==> flow/design.v <==
module fa(
input a,input b,input ci, output s, output co
);
reg s_out,c_out;
always @(*)
begin
s_out=a^b^ci;
c_out=a&b|a&ci|b&ci;
end
assign s=s_out;
assign co=c_out;
endmodule
module add17bit_2sComp(
   input 		     [16:0]		A,
	input 		     [16:0]		B,
	input 		         		ci,
	output		     [16:0]		calculate_out
);
wire [16:0] s;
wire [16:0] co;
fa fa0(A[0],B[0],ci,s[0],co[0]);
fa fa1(A[1],B[1],co[0],s[1],co[1]);
fa fa2(A[2],B[2],co[1],s[2],co[2]);
fa fa3(A[3],B[3],co[2],s[3],co[3]);
fa fa4(A[4],B[4],co[3],s[4],co[4]);
fa fa5(A[5],B[5],co[4],s[5],co[5]);
fa fa6(A[6],B[6],co[5],s[6],co[6]);
fa fa7(A[7],B[7],co[6],s[7],co[7]);
fa fa8(A[8],B[8],co[7],s[8],co[8]);
fa fa9(A[9],B[9],co[8],s[9],co[9]);
fa fa10(A[10],B[10],co[9],s[10],co[10]);
fa fa11(A[11],B[11],co[10],s[11],co[11]);
fa fa12(A[12],B[12],co[11],s[12],co[12]);
fa fa13(A[13],B[13],co[12],s[13],co[13]);
fa fa14(A[14],B[14],co[13],s[14],co[14]);
fa fa15(A[15],B[15],co[14],s[15],co[15]);
fa fa16(A[16],B[16],co[15],s[16],co[16]);
assign calculate_out[16:0]=s;
endmodule 
module add20bit_2sComp(
   input 		     [19:0]		A,
	input 		     [19:0]		B,
	input 		         		ci,
	output		     [19:0]		calculate_out
);
wire [19:0] s;
wire [19:0] co;
fa fa0(A[0],B[0],ci,s[0],co[0]);
fa fa1(A[1],B[1],co[0],s[1],co[1]);
fa fa2(A[2],B[2],co[1],s[2],co[2]);
fa fa3(A[3],B[3],co[2],s[3],co[3]);
fa fa4(A[4],B[4],co[3],s[4],co[4]);
fa fa5(A[5],B[5],co[4],s[5],co[5]);
fa fa6(A[6],B[6],co[5],s[6],co[6]);
fa fa7(A[7],B[7],co[6],s[7],co[7]);
fa fa8(A[8],B[8],co[7],s[8],co[8]);
fa fa9(A[9],B[9],co[8],s[9],co[9]);
fa fa10(A[10],B[10],co[9],s[10],co[10]);
fa fa11(A[11],B[11],co[10],s[11],co[11]);
fa fa12(A[12],B[12],co[11],s[12],co[12]);
fa fa13(A[13],B[13],co[12],s[13],co[13]);
fa fa14(A[14],B[14],co[13],s[14],co[14]);
fa fa15(A[15],B[15],co[14],s[15],co[15]);
fa fa16(A[16],B[16],co[15],s[16],co[16]);
fa fa17(A[17],B[17],co[16],s[17],co[17]);
fa fa18(A[18],B[18],co[17],s[18],co[18]);
fa fa19(A[19],B[19],co[18],s[19],co[19]);
assign calculate_out[19:0]=s;
endmodule 
module bin2bcd
(
	input wire [9:0] bin,
	output wire [3:0] bcd2,bcd1,bcd0,
	output reg neg
);
reg [9:0] abs_bin, rem, ones;
reg [3:0] tens, honds;
always @ (*) begin
	if (bin[9] == 1'b1) 
		begin
		abs_bin = (~bin) + 10'b00_0000_0001;
		neg = 1'b1;
		end
	else 
		begin
		abs_bin = bin;
		neg = 1'b0;
		end
	if (abs_bin >= 10'd500)
		begin
		honds = 4'h5;
		rem = abs_bin - 10'd500; 
		end 
	else if (abs_bin >= 10'd400 && abs_bin < 10'd500)
	   begin
		honds = 4'h4;
		rem = abs_bin - 10'd400;
		end
	else if (abs_bin >= 10'd300 && abs_bin < 10'd400)
	   begin
		honds = 4'h3;
		rem = abs_bin - 10'd300;
		end
	else if (abs_bin >= 10'd200 && abs_bin < 10'd300)
	   begin
		honds = 4'h2;
		rem = abs_bin - 10'd200;
		end
	else if (abs_bin >= 10'd100 && abs_bin < 10'd200)
	   begin
		honds = 4'h1;
		rem = abs_bin - 10'd100;
		end
	else 
	   begin
		honds = 4'h0;
		rem = abs_bin;
		end
	if (rem >= 10'd090)
		begin
		tens = 4'h9;
		ones = rem - 10'd090;
		end
	else if (rem >= 10'd080 && rem < 10'd090)
		begin
		tens = 4'h8;
		ones = rem - 10'd080;
		end
	else if (rem >= 10'd070 && rem < 10'd080)
		begin
		tens = 4'h7;
		ones = rem - 10'd070;
		end
	else if (rem >= 10'd060 && rem < 10'd070)
		begin
		tens = 4'h6;
		ones = rem - 10'd060;
		end
	else if (rem >= 10'd050 && rem < 10'd060)
		begin
		tens = 4'h5;
		ones = rem - 10'd050;
		end
	else if (rem >= 10'd040 && rem < 10'd050)
		begin
		tens = 4'h4;
		ones = rem - 10'd040;
		end
	else if (rem >= 10'd030 && rem < 10'd040)
		begin
		tens = 4'h3;
		ones = rem - 10'd030;
		end
	else if (rem >= 10'd020 && rem < 10'd030)
		begin
		tens = 4'h2;
		ones = rem - 10'd020;
		end
	else if (rem >= 10'd010 && rem < 10'd020)
		begin
		tens = 4'h1;
		ones = rem - 10'd010;
		end
	else 
		begin
		tens = 4'h0;
		ones = rem;
		end
end
assign bcd0 = ones [3:0];
assign bcd1 = tens;
assign bcd2 = honds;
endmodule 
module edge_detection ( 
input clock, 
input input_signal, 
output reg rising_transition
);
reg n; 
wire rising_transition_c;
assign rising_transition_c = ~n & input_signal;
always @(posedge clock) begin 
n                 <= input_signal; 
rising_transition <= rising_transition_c; 
end
endmodule
module cal(
input clk,
input [1:0] KEY,
input [6:2] SW,
input [15:0] smooth_out,
output [1:0] LEDR,
output reg nothing,
output reg [9:0] BCD_in
);
reg enable1;
reg enable2;
reg state_c, state;
reg [15:0] operand1, operand2;
wire [16:0] num1, num2, num3, num4;
wire [16:0] calculate_out1, calculate_out2;
wire load, reset;
wire reset_edge, load_edge;
assign reset = ~KEY[0];
assign load = ~KEY[1];
edge_detection my_edge1(.clock(clk),.input_signal(reset),.rising_transition(reset_edge));
edge_detection my_edge2(.clock(clk),.input_signal(load),.rising_transition(load_edge));
reg [1:0] LED;
assign LEDR[1:0] = LED[1:0];
always @ (*) begin
state_c = state;
LED = 2'b01;
enable1 = 1'b0;
enable2 = 1'b0;
case (state)
1'b0:begin LED = 2'b01; if (load_edge == 1'b1) begin state_c = 1'b1; enable1 = 1'b1; end end
1'b1:begin LED = 2'b10; if (load_edge == 1'b1) begin state_c = 1'b0; enable2 = 1'b1; end end
endcase
if (reset_edge == 1'b1) begin
state_c = 1'b0;
LED = 2'b01;
end
end
always @ (posedge clk) begin
	state <= state_c;
	if (enable1 == 1'b1) begin
		operand1 <= smooth_out;
	end
	if (enable2 == 1'b1) begin
		operand2 <= smooth_out;
   end
end
parameter smooth = 5'b00_001;
parameter operand_1 = 5'b00_010;
parameter operand_2 = 5'b00_100;
parameter add = 5'b01_000;
parameter sub = 5'b10_000;
assign num1 = {operand1[15],operand1};
assign num2 = {operand2[15],operand2};
assign num3 = {operand1[15],operand1};
assign num4 = ~({operand2[15],operand2});
always @ (*) begin
	case (SW[6:2])
	smooth: begin
		BCD_in = smooth_out[9:0];
		nothing = 1'b0;
	end
	operand_1: begin
		BCD_in = operand1[9:0];
		nothing = 1'b0;
	end
	operand_2: begin
		BCD_in = operand2[9:0];
		nothing = 1'b0;
	end
	add: begin
		BCD_in = calculate_out1[9:0];
		nothing = 1'b0;
	end
	sub: begin
		BCD_in = calculate_out2[9:0];
		nothing = 1'b0;
	end
	default: begin
		BCD_in = 10'd0;
		nothing = 1'b1;
	end
	endcase
end
add17bit_2sComp my_add(.A(num1), .B(num2), .ci(1'b0), .calculate_out(calculate_out1));
add17bit_2sComp my_sub(.A(num3), .B(num4), .ci(1'b1), .calculate_out(calculate_out2));
endmodule 
module seg7(
	output		     [7:0]		HEX0,
	output		     [7:0]		HEX1,
	output		     [7:0]		HEX2,
	output		     [7:0]		HEX3,
	output		     [7:0]		HEX4,
	output		     [7:0]		HEX5,
	input                      clk,
	input                      rst,
	input                      nothing,
   input 		     [11:0]		display,
	input                      neg
);
  reg [31:0] out; 
  reg [12:0] count, count_c;  
always @(count or rst) begin
		count_c = count + 13'd1;
		if (count == 13'd4400) begin
		count_c = 13'd0;
		end
		if (rst == 1'b1) begin
		count_c = 13'd0;
		end
end
always @ (posedge clk) begin
	count <= count_c;
end
always @(*) begin
	 case (display [3:0])  
	 4'b0000: begin 
	 out [7:0] = 8'b11000000; 
	 end 
	 4'b0001: begin 
	 out [7:0] = 8'b11111001; 
	 end 
	 4'b0010: begin 
	 out [7:0] = 8'b10100100; 
	 end 
	 4'b0011: begin 
	 out [7:0] = 8'b10110000; 
	 end 
	 4'b0100: begin 
	 out [7:0] = 8'b10011001; 
	 end 
	 4'b0101: begin 
	 out [7:0]= 8'b10010010; 
	 end 
	 4'b0110: begin 
	 out [7:0]= 8'b10000010; 
	 end 
	 4'b0111: begin 
	 out [7:0]= 8'b11111000; 
	 end
	 4'b1000: begin 
	 out [7:0]= 8'b10000000; 
	 end 
	 4'b1001: begin 
	 out [7:0]= 8'b10010000; 
	 end 
	 4'b1010: begin 
	 out [7:0]= 8'b10001000; 
	 end 
	 4'b1011: begin 
	 out [7:0]= 8'b10000011; 
	 end
	 4'b1100: begin 
	 out [7:0]= 8'b11000110; 
	 end 
	 4'b1101: begin 
	 out [7:0]= 8'b10100001; 
	 end 
	 4'b1110: begin 
	 out [7:0]= 8'b10000110; 
	 end 
	 4'b1111: begin 
	 out [7:0]= 8'b10001110; 
	 end
	 default: begin 
	 out [7:0]= 8'b11111111; 
	 end 
	 endcase 
	 case (display [7:4])  
	 4'b0000: begin 
	 out [15:8]= 8'b11000000; 
	 end 
	 4'b0001: begin 
	 out [15:8]= 8'b11111001; 
	 end 
	 4'b0010: begin 
	 out [15:8]= 8'b10100100; 
	 end 
	 4'b0011: begin 
	 out [15:8]= 8'b10110000; 
	 end 
	 4'b0100: begin 
	 out [15:8]= 8'b10011001; 
	 end 
	 4'b0101: begin 
	 out [15:8]= 8'b10010010; 
	 end 
	 4'b0110: begin 
	 out [15:8]= 8'b10000010; 
	 end 
	 4'b0111: begin 
	 out [15:8]= 8'b11111000; 
	 end
	 4'b1000: begin 
	 out [15:8]= 8'b10000000; 
	 end 
	 4'b1001: begin 
	 out [15:8]= 8'b10010000; 
	 end 
	 4'b1010: begin 
	 out [15:8]= 8'b10001000; 
	 end 
	 4'b1011: begin 
	 out [15:8]= 8'b10000011; 
	 end
	 4'b1100: begin 
	 out [15:8]= 8'b11000110; 
	 end 
	 4'b1101: begin 
	 out [15:8]= 8'b10100001; 
	 end 
	 4'b1110: begin 
	 out [15:8]= 8'b10000110; 
	 end 
	 4'b1111: begin 
	 out [15:8]= 8'b10001110; 
	 end
	 default: begin 
	 out [15:8]= 8'b11111111; 
	 end 
	 endcase 
	 case (display [11:8])  
	 4'b0000: begin 
	 out [23:16]= 8'b11000000; 
	 end 
	 4'b0001: begin 
	 out [23:16]= 8'b11111001; 
	 end 
	 4'b0010: begin 
	 out [23:16]= 8'b10100100; 
	 end 
	 4'b0011: begin 
	 out [23:16]= 8'b10110000; 
	 end 
	 4'b0100: begin 
	 out [23:16]= 8'b10011001; 
	 end 
	 4'b0101: begin 
	 out [23:16]= 8'b10010010; 
	 end 
	 4'b0110: begin 
	 out [23:16]= 8'b10000010; 
	 end 
	 4'b0111: begin 
	 out [23:16]= 8'b11111000; 
	 end
	 4'b1000: begin 
	 out [23:16]= 8'b10000000; 
	 end 
	 4'b1001: begin 
	 out [23:16]= 8'b10010000; 
	 end 
	 4'b1010: begin 
	 out [23:16]= 8'b10001000; 
	 end 
	 4'b1011: begin 
	 out [23:16]= 8'b10000011; 
	 end
	 4'b1100: begin 
	 out [23:16]= 8'b11000110; 
	 end 
	 4'b1101: begin 
	 out [23:16]= 8'b10100001; 
	 end 
	 4'b1110: begin 
	 out [23:16]= 8'b10000110; 
	 end 
	 4'b1111: begin 
	 out [23:16]= 8'b10001110; 
	 end
	 default: begin 
	 out [23:16]= 8'b11111111; 
	 end 
	 endcase 
	 case (neg)
	 1'b1: begin
	 out [31:24]= 8'b10111111;
	 end
	 default: begin 
	 out [31:24]= 8'b11111111; 
	 end 
	 endcase
    if (nothing == 1'b1) begin 
	 if (count <= 13'd2200) begin
	 out [7:0] = 8'b1011_1111;
	 out[15:8] = 8'b1011_1111;
	 out[23:16] = 8'b1011_1111; 
	 out[31:24] = 8'b1011_1111;
	 end 
	 else begin
	 out [7:0] = 8'b1111_1111;
	 out[15:8] = 8'b1111_1111;
	 out[23:16] = 8'b1111_1111; 
	 out[31:24] = 8'b1111_1111;
	 end
	 end
 end 
assign HEX0[7:0]=out[7:0];
assign HEX1[7:0]=out[15:8];
assign HEX2[7:0]=out[23:16];
assign HEX3[7:0]=out[31:24];
assign HEX4[7:0]= 8'b11111111;
assign HEX5[7:0]= 8'b11111111;
endmodule
module smooth_filter(
input clk,
input reset,
input [15:0] in,
input [1:0] SW,
output [15:0] out
);
reg [6:0] count, count_c;
wire en;
always @(reset or count) begin
	if (reset == 1'b1) begin
		count_c = 7'd0;
	end
	else begin
		count_c = count + 7'd1;
	end
end
assign en = (count == 7'd99);
reg [15:0] r1, r2, r3, r4, r5, r6, r7, r8, r9, r10, r11, r12, r13, r14, r15, r16;
always @ (posedge clk) begin
	count <= count_c;
	if (en == 1'b1) begin
		r1 <= in;
		r2 <= r1;
		r3 <= r2;
		r4 <= r3;
		r5 <= r4;
		r6 <= r5;
		r7 <= r6;
		r8 <= r7;
		r9 <= r8;
		r10 <= r9;
		r11 <= r10;
		r12 <= r11;
		r13 <= r12;
		r14 <= r13;
		r15 <= r14;
		r16 <= r15;
	end
end
reg [19:0] sum;
wire [19:0] num1, num2, num3, num4, num5, num6, num7, num8;
wire [19:0] num9, num10, num11, num12, num13, num14, num15, num16;
wire ci=1'b0;
wire [19:0] calculate_out1, calculate_out2, calculate_out3, calculate_out4,
            calculate_out5, calculate_out6, calculate_out7, calculate_out8,
				calculate_out9, calculate_out10, calculate_out11, calculate_out12,
				calculate_out13, calculate_out14, calculate_out15;
assign num1 = {{4{r1[15]}},r1};
assign num2 = {{4{r2[15]}},r2};
assign num3 = {{4{r3[15]}},r3};
assign num4 = {{4{r4[15]}},r4};
assign num5 = {{4{r5[15]}},r5};
assign num6 = {{4{r6[15]}},r6};
assign num7 = {{4{r7[15]}},r7};
assign num8 = {{4{r8[15]}},r8};
assign num9 = {{4{r9[15]}},r9};
assign num10 = {{4{r10[15]}},r10};
assign num11 = {{4{r11[15]}},r11};
assign num12 = {{4{r12[15]}},r12};
assign num13 = {{4{r13[15]}},r13};
assign num14 = {{4{r14[15]}},r14};
assign num15 = {{4{r15[15]}},r15};
assign num16 = {{4{r16[15]}},r16};
always @(*) begin
	sum = num1;
	case (SW[1:0]) 
	2'b00:begin 
		sum = num1;
	end
	2'b01:begin
		sum = calculate_out1;
		sum = sum >> 1; 
	end
	2'b10:begin
		sum = calculate_out3;
		sum = sum >> 2;  
	end
	2'b11:begin
		sum = calculate_out15;
		sum = sum >> 4;  
	end
	endcase 
end
assign out = sum[15:0];
add20bit_2sComp my_adder1 (.A(num1),.B(num2),.ci(ci),.calculate_out(calculate_out1));
add20bit_2sComp my_adder2 (.A(calculate_out1),.B(num3),.ci(ci),.calculate_out(calculate_out2));
add20bit_2sComp my_adder3(.A(calculate_out2),.B(num4),.ci(ci),.calculate_out(calculate_out3));
add20bit_2sComp my_adder4(.A(calculate_out3),.B(num5),.ci(ci),.calculate_out(calculate_out4));
add20bit_2sComp my_adder5 (.A(calculate_out4),.B(num6),.ci(ci),.calculate_out(calculate_out5));
add20bit_2sComp my_adder6(.A(calculate_out5),.B(num7),.ci(ci),.calculate_out(calculate_out6));
add20bit_2sComp my_adder7(.A(calculate_out6),.B(num8),.ci(ci),.calculate_out(calculate_out7));
add20bit_2sComp my_adder8 (.A(calculate_out7),.B(num9),.ci(ci),.calculate_out(calculate_out8));
add20bit_2sComp my_adder9(.A(calculate_out8),.B(num10),.ci(ci),.calculate_out(calculate_out9));
add20bit_2sComp my_adder10(.A(calculate_out9),.B(num11),.ci(ci),.calculate_out(calculate_out10));
add20bit_2sComp my_adder11(.A(calculate_out10),.B(num12),.ci(ci),.calculate_out(calculate_out11));
add20bit_2sComp my_adder12(.A(calculate_out11),.B(num13),.ci(ci),.calculate_out(calculate_out12));
add20bit_2sComp my_adder13(.A(calculate_out12),.B(num14),.ci(ci),.calculate_out(calculate_out13));
add20bit_2sComp my_adder14(.A(calculate_out13),.B(num15),.ci(ci),.calculate_out(calculate_out14));
add20bit_2sComp my_adder15(.A(calculate_out14),.B(num16),.ci(ci),.calculate_out(calculate_out15));
endmodule 
module calc_top (
   input              clk,
   input              rst,
   input      [15:0]  data_x,
   input      [1:0]   KEY,
   input      [6:0]   SW,
   output     [7:0]   HEX0,
   output     [7:0]   HEX1,
   output     [7:0]   HEX2,
   output     [7:0]   HEX3,
   output     [7:0]   HEX4,
   output     [7:0]   HEX5,
   output     [1:0]   LEDR
   );
wire [3:0] bcd2, bcd1, bcd0;
wire neg;
wire [15:0] smooth_out;
wire nothing;
wire [9:0] BCD_in;
smooth_filter my_filter (.clk(clk), .reset(rst), .in(data_x[15:0]), .SW(SW[1:0]), .out(smooth_out));
cal my_cal (.clk(clk), .KEY(KEY), .SW(SW[6:2]), .smooth_out(smooth_out), .LEDR(LEDR[1:0]), .nothing(nothing), .BCD_in(BCD_in));
bin2bcd my_bin2bcd (.bin(BCD_in), .bcd2(bcd2), .bcd1(bcd1), .bcd0(bcd0), .neg(neg));
seg7 my_seg7 (.HEX0(HEX0), .HEX1(HEX1), .HEX2(HEX2), .HEX3(HEX3), .HEX4(HEX4), .HEX5(HEX5), .clk(clk), .rst(rst), .nothing(nothing), .display({bcd2, bcd1, bcd0}), .neg(neg));
endmodule
# From RTL to reports: calc_top
# Tool output for the design above, in the order of the flow.
# Line numbers count from 1 in the design file above.
# Operators carry their Yosys type and port widths (W data, S select, Z words).
# Library cell names are shortened.
# A cell with n/a has no value.
dict set report design {
  top {calc_top}
  clock_port {clk}
  library {sky130hd}
  pvt_corner {tt_025C_1v80}
}

# After elaboration
# Counts by Yosys on the flattened word-level netlist (proc, flatten, opt, wreduce; memories kept). Register bits leave out memories and registers merged into their read ports (data or address). Print and check cells are left out.
# Yosys's memory passes give these memory sizes; they may raise the number of words (mostly to a power of two), join words into wider ones and drop unused or constant bits.
dict set report bits {
  reg_bits 301
  latchBits 0
  ramBits 0
  mem_bits_ro 336
  clocked_rd_ports_x_width 0
  memories 3
  in_bits 27
  out_inout_bits 50
  word_cells 1584
}
# memory words width read_ports wr line_no
set memory_table {}
lappend memory_table {{(name not given)} 16 7 1 0 301} ;# case (display [3:0])
lappend memory_table {{(name not given)} 16 7 1 0 354} ;# case (display [7:4])
lappend memory_table {{(name not given)} 16 7 1 0 407} ;# case (display [11:8])
dict set report op_classes {
  add_sub_neg 17
  mul 0
  div 0
  compare 27
  equal 10
  shifts 0
  mux 42
  logic 1445
  reduce_logical 15
}
# operator count
set op_table {}
lappend op_table {{$and A1 B1 Y1} 607}
lappend op_table {{$xor A1 B1 Y1} 436}
lappend op_table {{$or A1 B1 Y1} 394}
lappend op_table {{$mux W4} 21}
lappend op_table {{$mux W10} 6}
lappend op_table {{$pmux W10 S5} 1}
lappend op_table {{$ge A10 B7 Y1 const B} 4}
lappend op_table {{$pmux W10 S4} 1}
lappend op_table {{$mux W32} 1}
lappend op_table {{$ge A10 B6 Y1 const B} 3}
lappend op_table {{$lt A10 B6 Y1 const B} 3}
lappend op_table {{$lt A10 B7 Y1 const B} 3}
lappend op_table {{$sub A10 B9 Y10 const B} 3}
lappend op_table {{$ge A10 B9 Y1 const B} 3}
lappend op_table {{$lt A10 B9 Y1 const B} 3}
lappend op_table {{$ge A10 B5 Y1 const B} 2}
lappend op_table {{$lt A10 B5 Y1 const B} 2}
lappend op_table {{$not A10 Y10} 2}
lappend op_table {{$sub A4 B4 Y4 const B} 5}
lappend op_table {{$mux W7} 2}
lappend op_table {{$add A13 B1 Y13 const B} 1}
lappend op_table {{$le A13 B12 Y1 const B} 1}
lappend op_table {{$eq A13 B13 Y1 const B} 1}
lappend op_table {{$logic_and A1 B1 Y1} 12}
lappend op_table {{$add A10 B1 Y10 const B} 1}
lappend op_table {{$ge A10 B4 Y1 const B} 1}
lappend op_table {{$sub A10 B7 Y10 const B} 1}
lappend op_table {{$sub A10 B8 Y10 const B} 1}
# Not listed: further kinds 22, cells in them 35.

# Depth
# Depth = most cells in a row (Yosys ltp): at word level without a register or memory, in the mapped netlist without a sequential cell, where the memories' decode and read muxes count.
dict set report logic_depth {
  ltp_word 89
  ABC_AREA 0
  ltp_mapped 65
  mapped_depth_nobuf 64
}

# Mapped cells and area
# Yosys stat after the flow's synthesis: flattened, memories mapped to cells. It holds for the ABC_AREA given above (unset counts as 0); a run with the other value may have another netlist.
# Totals and module areas in this step are rounded.
# cell count area_total_um2
set by_type {}
lappend by_type {edfxtp_1 244 7.33E+03}
lappend by_type {fa_1 193 3.86E+03}
lappend by_type {ha_1 58 725.696}
lappend by_type {dfxtp_1 25 500.48}
lappend by_type {inv_1 125 469.2}
lappend by_type {xnor2_1 32 280.269}
lappend by_type {buf_4 28 210.202}
lappend by_type {mux4_2 9 202.694}
lappend by_type {nor2_1 54 202.694}
lappend by_type {nand2_1 52 195.187}
lappend by_type {a21oi_1 36 180.173}
lappend by_type {a2111oi_4 6 165.158}
lappend by_type {nand3_1 27 135.13}
lappend by_type {and3_1 21 131.376}
lappend by_type {nor3_1 23 115.11}
lappend by_type {o21ai_0 23 115.11}
lappend by_type {a211oi_1 15 112.608}
lappend by_type {nand4_1 16 100.096}
# Not listed: further types 81, cells in them 311.
dict set report synth_totals {
  cells 1298
  area_mm2 0.01762
  sequential_area_mm2 0.007828
  ff_cells 269
  buf_cells 60
}
# The figures by module come from a second, unflattened synthesis with its own total; it is not the netlist above.
dict set report hier_totals {
  cells_unflattened 1309
  area_unflattened_mm2 0.02083
}
# Rows give one instance, submodules left out.
# mod instances n_cells area_mm2 mod_seq_area_mm2
set by_module {}
lappend by_module {smooth_filter 1 306 0.008383 0.007828}
lappend by_module {fa 334 1 0.00002 0}
lappend by_module {bin2bcd 1 295 0.00217 0}
lappend by_module {cal 1 153 0.001785 0.0009809}
lappend by_module {seg7 1 215 0.001695 0.0002602}
lappend by_module {edge_detection 2 3 0.0000538 0.00004}
lappend by_module {add17bit_2sComp 2 0 0 0}
lappend by_module {add20bit_2sComp 15 0 0 0}
lappend by_module {calc_top 1 0 0 0}

# Worst setup path after synthesis
# OpenSTA on the mapped netlist: ideal clock, no wires. The path of least setup slack (recovery checks aside). Input and output delay are each 20% of the period. Register names are those of the netlist, which keeps one name where synthesis merged equal registers.
dict set report synth_path {
  kind {reg2out}
  startpoint {register my_filter.r1[0]}
  endpoint {output HEX0[0]}
  clock_period_ns 28.0
  output_delay_ns 5.600
  launch_ns 0.000
  arrival_ns 19.827
  slack_ns 2.573
  delay_ns 19.827
  driving_pins 58
  period_less_setup_slack_ns 25.427
}
# "delay_ns" is the arrival time less input delay plus setup time.
# A path that ends at an output port has no setup time.
# "driving_pins" counts driving pins, that of a launching flip-flop among them; a cell with two outputs on the path counts twice.
# "period_less_setup_slack_ns" is the clock period less the worst setup slack; recovery checks do not enter. This is arithmetic on one report: input and output delays are still those of the set period (20% each).
# The rows between start and end are the longest chain of elaborated cells between them; the timing report does not say that the signal goes this way. Where chains are equally long, one stands for them.
# A line is the first line of the expression or statement that the cell stems from. Yosys adds cells for indexed reads and writes and turns some case tables into memories.
# The chain passes a memory read, where the word-level depth is cut; so it can be longer than that depth.
dict set report synth_via {
  path_cell_list {edfxtp_1 > ha_1 > inv_1 > fa_1 > fa_1 > fa_1 > fa_1 > fa_1 > fa_1 > fa_1 > fa_1 > fa_1 > fa_1 > fa_1 > inv_1 > fa_1 > fa_1 > fa_1 > [... 22 more ...] > o311ai_1 > a211oi_1 > o21ai_0 > nand2_1 > xnor2_1 > inv_1 > ha_1 > a21oi_1 > inv_1 > a31o_2 > a21oi_1 > o21ai_0 > a211oi_2 > xnor2_1 > inv_1 > ha_1 > or4_1 > o311a_1}
  elab_chain_cells 91
  cells_between 1361
  cone_classes {15 x add/sub; 26 x compare; 18 x mux; 1289 x logic; 12 x reduce/logical; 1 x memory}
}
# item line_no
set synth_rtl {}
lappend synth_rtl {{from (decl)} 508} ;# reg [15:0] r1, r2, r3, r4, r5, r6, r7, r8, r9, r10, r11, r12, r13, r14, r15, r16;
lappend synth_rtl {{from (assign)} 512} ;# r1 <= in;
lappend synth_rtl {{$and A1 B1 Y1 x2} 8} ;# c_out=a&b|a&ci|b&ci;
lappend synth_rtl {{$or A1 B1 Y1 x2} 8}
lappend synth_rtl {{$and A1 B1 Y1} 8}
lappend synth_rtl {{$or A1 B1 Y1 x2} 8}
lappend synth_rtl {{$and A1 B1 Y1} 8}
lappend synth_rtl {{$or A1 B1 Y1 x2} 8}
lappend synth_rtl {{$and A1 B1 Y1} 8}
lappend synth_rtl {{[... 73 more ...]} n/a}
lappend synth_rtl {{$mux W4} 139} ;# else if (rem >= 10'd050 && rem < 10'd060)
lappend synth_rtl {{$mux W4} 134} ;# else if (rem >= 10'd060 && rem < 10'd070)
lappend synth_rtl {{$mux W4} 129} ;# else if (rem >= 10'd070 && rem < 10'd080)
lappend synth_rtl {{$mux W4} 124} ;# else if (rem >= 10'd080 && rem < 10'd090)
lappend synth_rtl {{$mux W4} 119} ;# if (rem >= 10'd090)
lappend synth_rtl {{$mem_v2 Z16 W7} 301} ;# case (display [3:0])
lappend synth_rtl {{$mux W32} 468} ;# if (nothing == 1'b1) begin
lappend synth_rtl {{to (decl)} 597} ;# output     [7:0]   HEX0,

# Timing after layout
# From the final timing report of run 1: the path of least setup slack in the routed layout; clock arrival at registers is part of the times.
dict set report layout_path {
  kind {reg2out}
  startpoint {register my_filter.r1[0]}
  endpoint {output HEX0[0]}
  clock_period_ns 26.1
  output_delay_ns 5.22
  launch_ns 0.57
  arrival_ns 20.68
  slack_ns 0.20
  driving_pins 58
}
# The rows between start and end are the longest chain of elaborated cells between them; the timing report does not say that the signal goes this way. Where chains are equally long, one stands for them.
# The chain passes a memory read, where the word-level depth is cut; so it can be longer than that depth.
dict set report layout_via {
  path_cell_list {edfxtp_1 > ha_1 > inv_1 > fa_1 > fa_1 > fa_1 > fa_1 > fa_1 > fa_1 > fa_1 > fa_1 > fa_1 > fa_1 > fa_1 > inv_1 > fa_1 > fa_2 > fa_1 > [... 22 more ...] > nor2b_1 > buf_4 > nand3_1 > a21o_1 > and4_1 > a32o_1 > nor3b_1 > a211oi_1 > o22ai_2 > nor4_2 > buf_4 > a41oi_1 > a2111oi_0 > a211o_1 > nand2_1 > or4_1 > o311a_1 > clkdlybuf4s50_1}
  elab_chain_cells 91
  cells_between 1361
  cone_classes {15 x add/sub; 26 x compare; 18 x mux; 1289 x logic; 12 x reduce/logical; 1 x memory}
}
# item line_no
set layout_rtl {}
lappend layout_rtl {{from (decl)} 508} ;# reg [15:0] r1, r2, r3, r4, r5, r6, r7, r8, r9, r10, r11, r12, r13, r14, r15, r16;
lappend layout_rtl {{from (assign)} 512} ;# r1 <= in;
lappend layout_rtl {{$and A1 B1 Y1 x2} 8} ;# c_out=a&b|a&ci|b&ci;
lappend layout_rtl {{$or A1 B1 Y1 x2} 8}
lappend layout_rtl {{$and A1 B1 Y1} 8}
lappend layout_rtl {{$or A1 B1 Y1 x2} 8}
lappend layout_rtl {{$and A1 B1 Y1} 8}
lappend layout_rtl {{$or A1 B1 Y1 x2} 8}
lappend layout_rtl {{$and A1 B1 Y1} 8}
lappend layout_rtl {{[... 73 more ...]} n/a}
lappend layout_rtl {{$mux W4} 139} ;# else if (rem >= 10'd050 && rem < 10'd060)
lappend layout_rtl {{$mux W4} 134} ;# else if (rem >= 10'd060 && rem < 10'd070)
lappend layout_rtl {{$mux W4} 129} ;# else if (rem >= 10'd070 && rem < 10'd080)
lappend layout_rtl {{$mux W4} 124} ;# else if (rem >= 10'd080 && rem < 10'd090)
lappend layout_rtl {{$mux W4} 119} ;# if (rem >= 10'd090)
lappend layout_rtl {{$mem_v2 Z16 W7} 301} ;# case (display [3:0])
lappend layout_rtl {{$mux W32} 468} ;# if (nothing == 1'b1) begin
lappend layout_rtl {{to (decl)} 597} ;# output     [7:0]   HEX0,

--- measured runs ---
Settings and measured results of 2 stored flow runs for module calc_top (sky130hd), not sorted in any way. The constraints put input and output delay at 20% of the set period each and load the outputs with 0.01 pF.
"achieved_clock_period_ns" = clock period - worst setup slack. The figure is calculated, with input and output delays left at 20% of the set period.
"worstPathTime_ns": the worst setup path's part of the clock period (all of it between registers, 20% less for each end at a port) less its slack. A launch clock that arrives late makes it longer, a capture clock that arrives late makes it shorter.
"totalPower_uw" rests on the timing tool's default activity at the inputs, not on a simulated workload.
Results are given in rounded form.

# run 1
==> flow/run.sh <==
#!/bin/bash
# the make line also repeats the synthesis and layout settings of config.mk as NAME=value (left out here)
make -C /OpenROAD-flow-scripts/flow DESIGN_CONFIG=/design/flow/config.mk WORK_HOME=/design/flow/orfs CLKGATE_MAP_FILE= finish
==> flow/config.mk <==
export PLATFORM = sky130hd
export DESIGN_NAME = calc_top
export DESIGN_NICKNAME = calc_top
export VERILOG_FILES = /design/flow/design.v
export SDC_FILE = /design/flow/constraint.sdc
export NUM_CORES = 4
export LEC_CHECK = 0
export ABC_AREA = 0
export CAP_MARGIN = 20
export CORE_MARGIN = 2
export CORE_UTILIZATION = 19
export CTS_CLUSTER_DIAMETER = 27
export HOLD_SLACK_MARGIN = 0.21
export MIN_ROUTING_LAYER = met1
export SETUP_SLACK_MARGIN = -0.82
export SLEW_MARGIN = 5
==> flow/constraint.sdc <==
create_clock -name core_clock -period 26.1 [get_ports {clk}]
set_input_delay 5.2200 -clock core_clock [delete_from_list [all_inputs] [get_ports {clk}]]
set_output_delay 5.2200 -clock core_clock [all_outputs]
set_load 0.01 [all_outputs]

==> run 1: results <==
utilization_pct=24.0
synthesis_area_mm2=0.01762
total_die_area_mm2=0.09521
totalPower_uw=1460
setup_worst_slack_ns=0.198
worstPathTime_ns=20.68
path_kind="reg2out"
worst_hold_slack_ns=0.392
achieved_clock_period_ns=25.902
setupTns_ns=0.000
final_cell_area_mm2=0.02205

# run 2
==> flow/run.sh <==
#!/bin/bash
# the make line also repeats the synthesis and layout settings of config.mk as NAME=value (left out here)
make -C /OpenROAD-flow-scripts/flow DESIGN_CONFIG=/design/flow/config.mk WORK_HOME=/design/flow/orfs CLKGATE_MAP_FILE= finish
==> flow/config.mk <==
export PLATFORM = sky130hd
export DESIGN_NAME = calc_top
export DESIGN_NICKNAME = calc_top
export VERILOG_FILES = /design/flow/design.v
export SDC_FILE = /design/flow/constraint.sdc
export NUM_CORES = 4
export LEC_CHECK = 0
export CAP_MARGIN = 20
export CORE_MARGIN = 2
export CORE_UTILIZATION = 61
export CTS_CLUSTER_DIAMETER = 136
export CTS_CLUSTER_SIZE = 28
export GPL_ROUTABILITY_DRIVEN = 1
export MIN_ROUTING_LAYER = met1
export PLACE_DENSITY_LB_ADDON = 0.18
export SETUP_SLACK_MARGIN = 5.0
export SLEW_MARGIN = 20
export TNS_END_PERCENT = 75
==> flow/constraint.sdc <==
create_clock -name core_clock -period 42.0 [get_ports {clk}]
set_input_delay 8.4000 -clock core_clock [delete_from_list [all_inputs] [get_ports {clk}]]
set_output_delay 8.4000 -clock core_clock [all_outputs]
set_load 0.01 [all_outputs]

==> run 2: results <==
utilization_pct=65.8
totalPower_uw=591.6
final_cell_area_mm2=0.01879
synthesis_area_mm2=0.01762
achieved_clock_period_ns=31.376
setup_worst_slack_ns=10.62
total_die_area_mm2=0.03027
worst_hold_slack_ns=0.391
setupTns_ns=0.000
worstPathTime_ns=22.98
path_kind="reg2out"
--- end ---
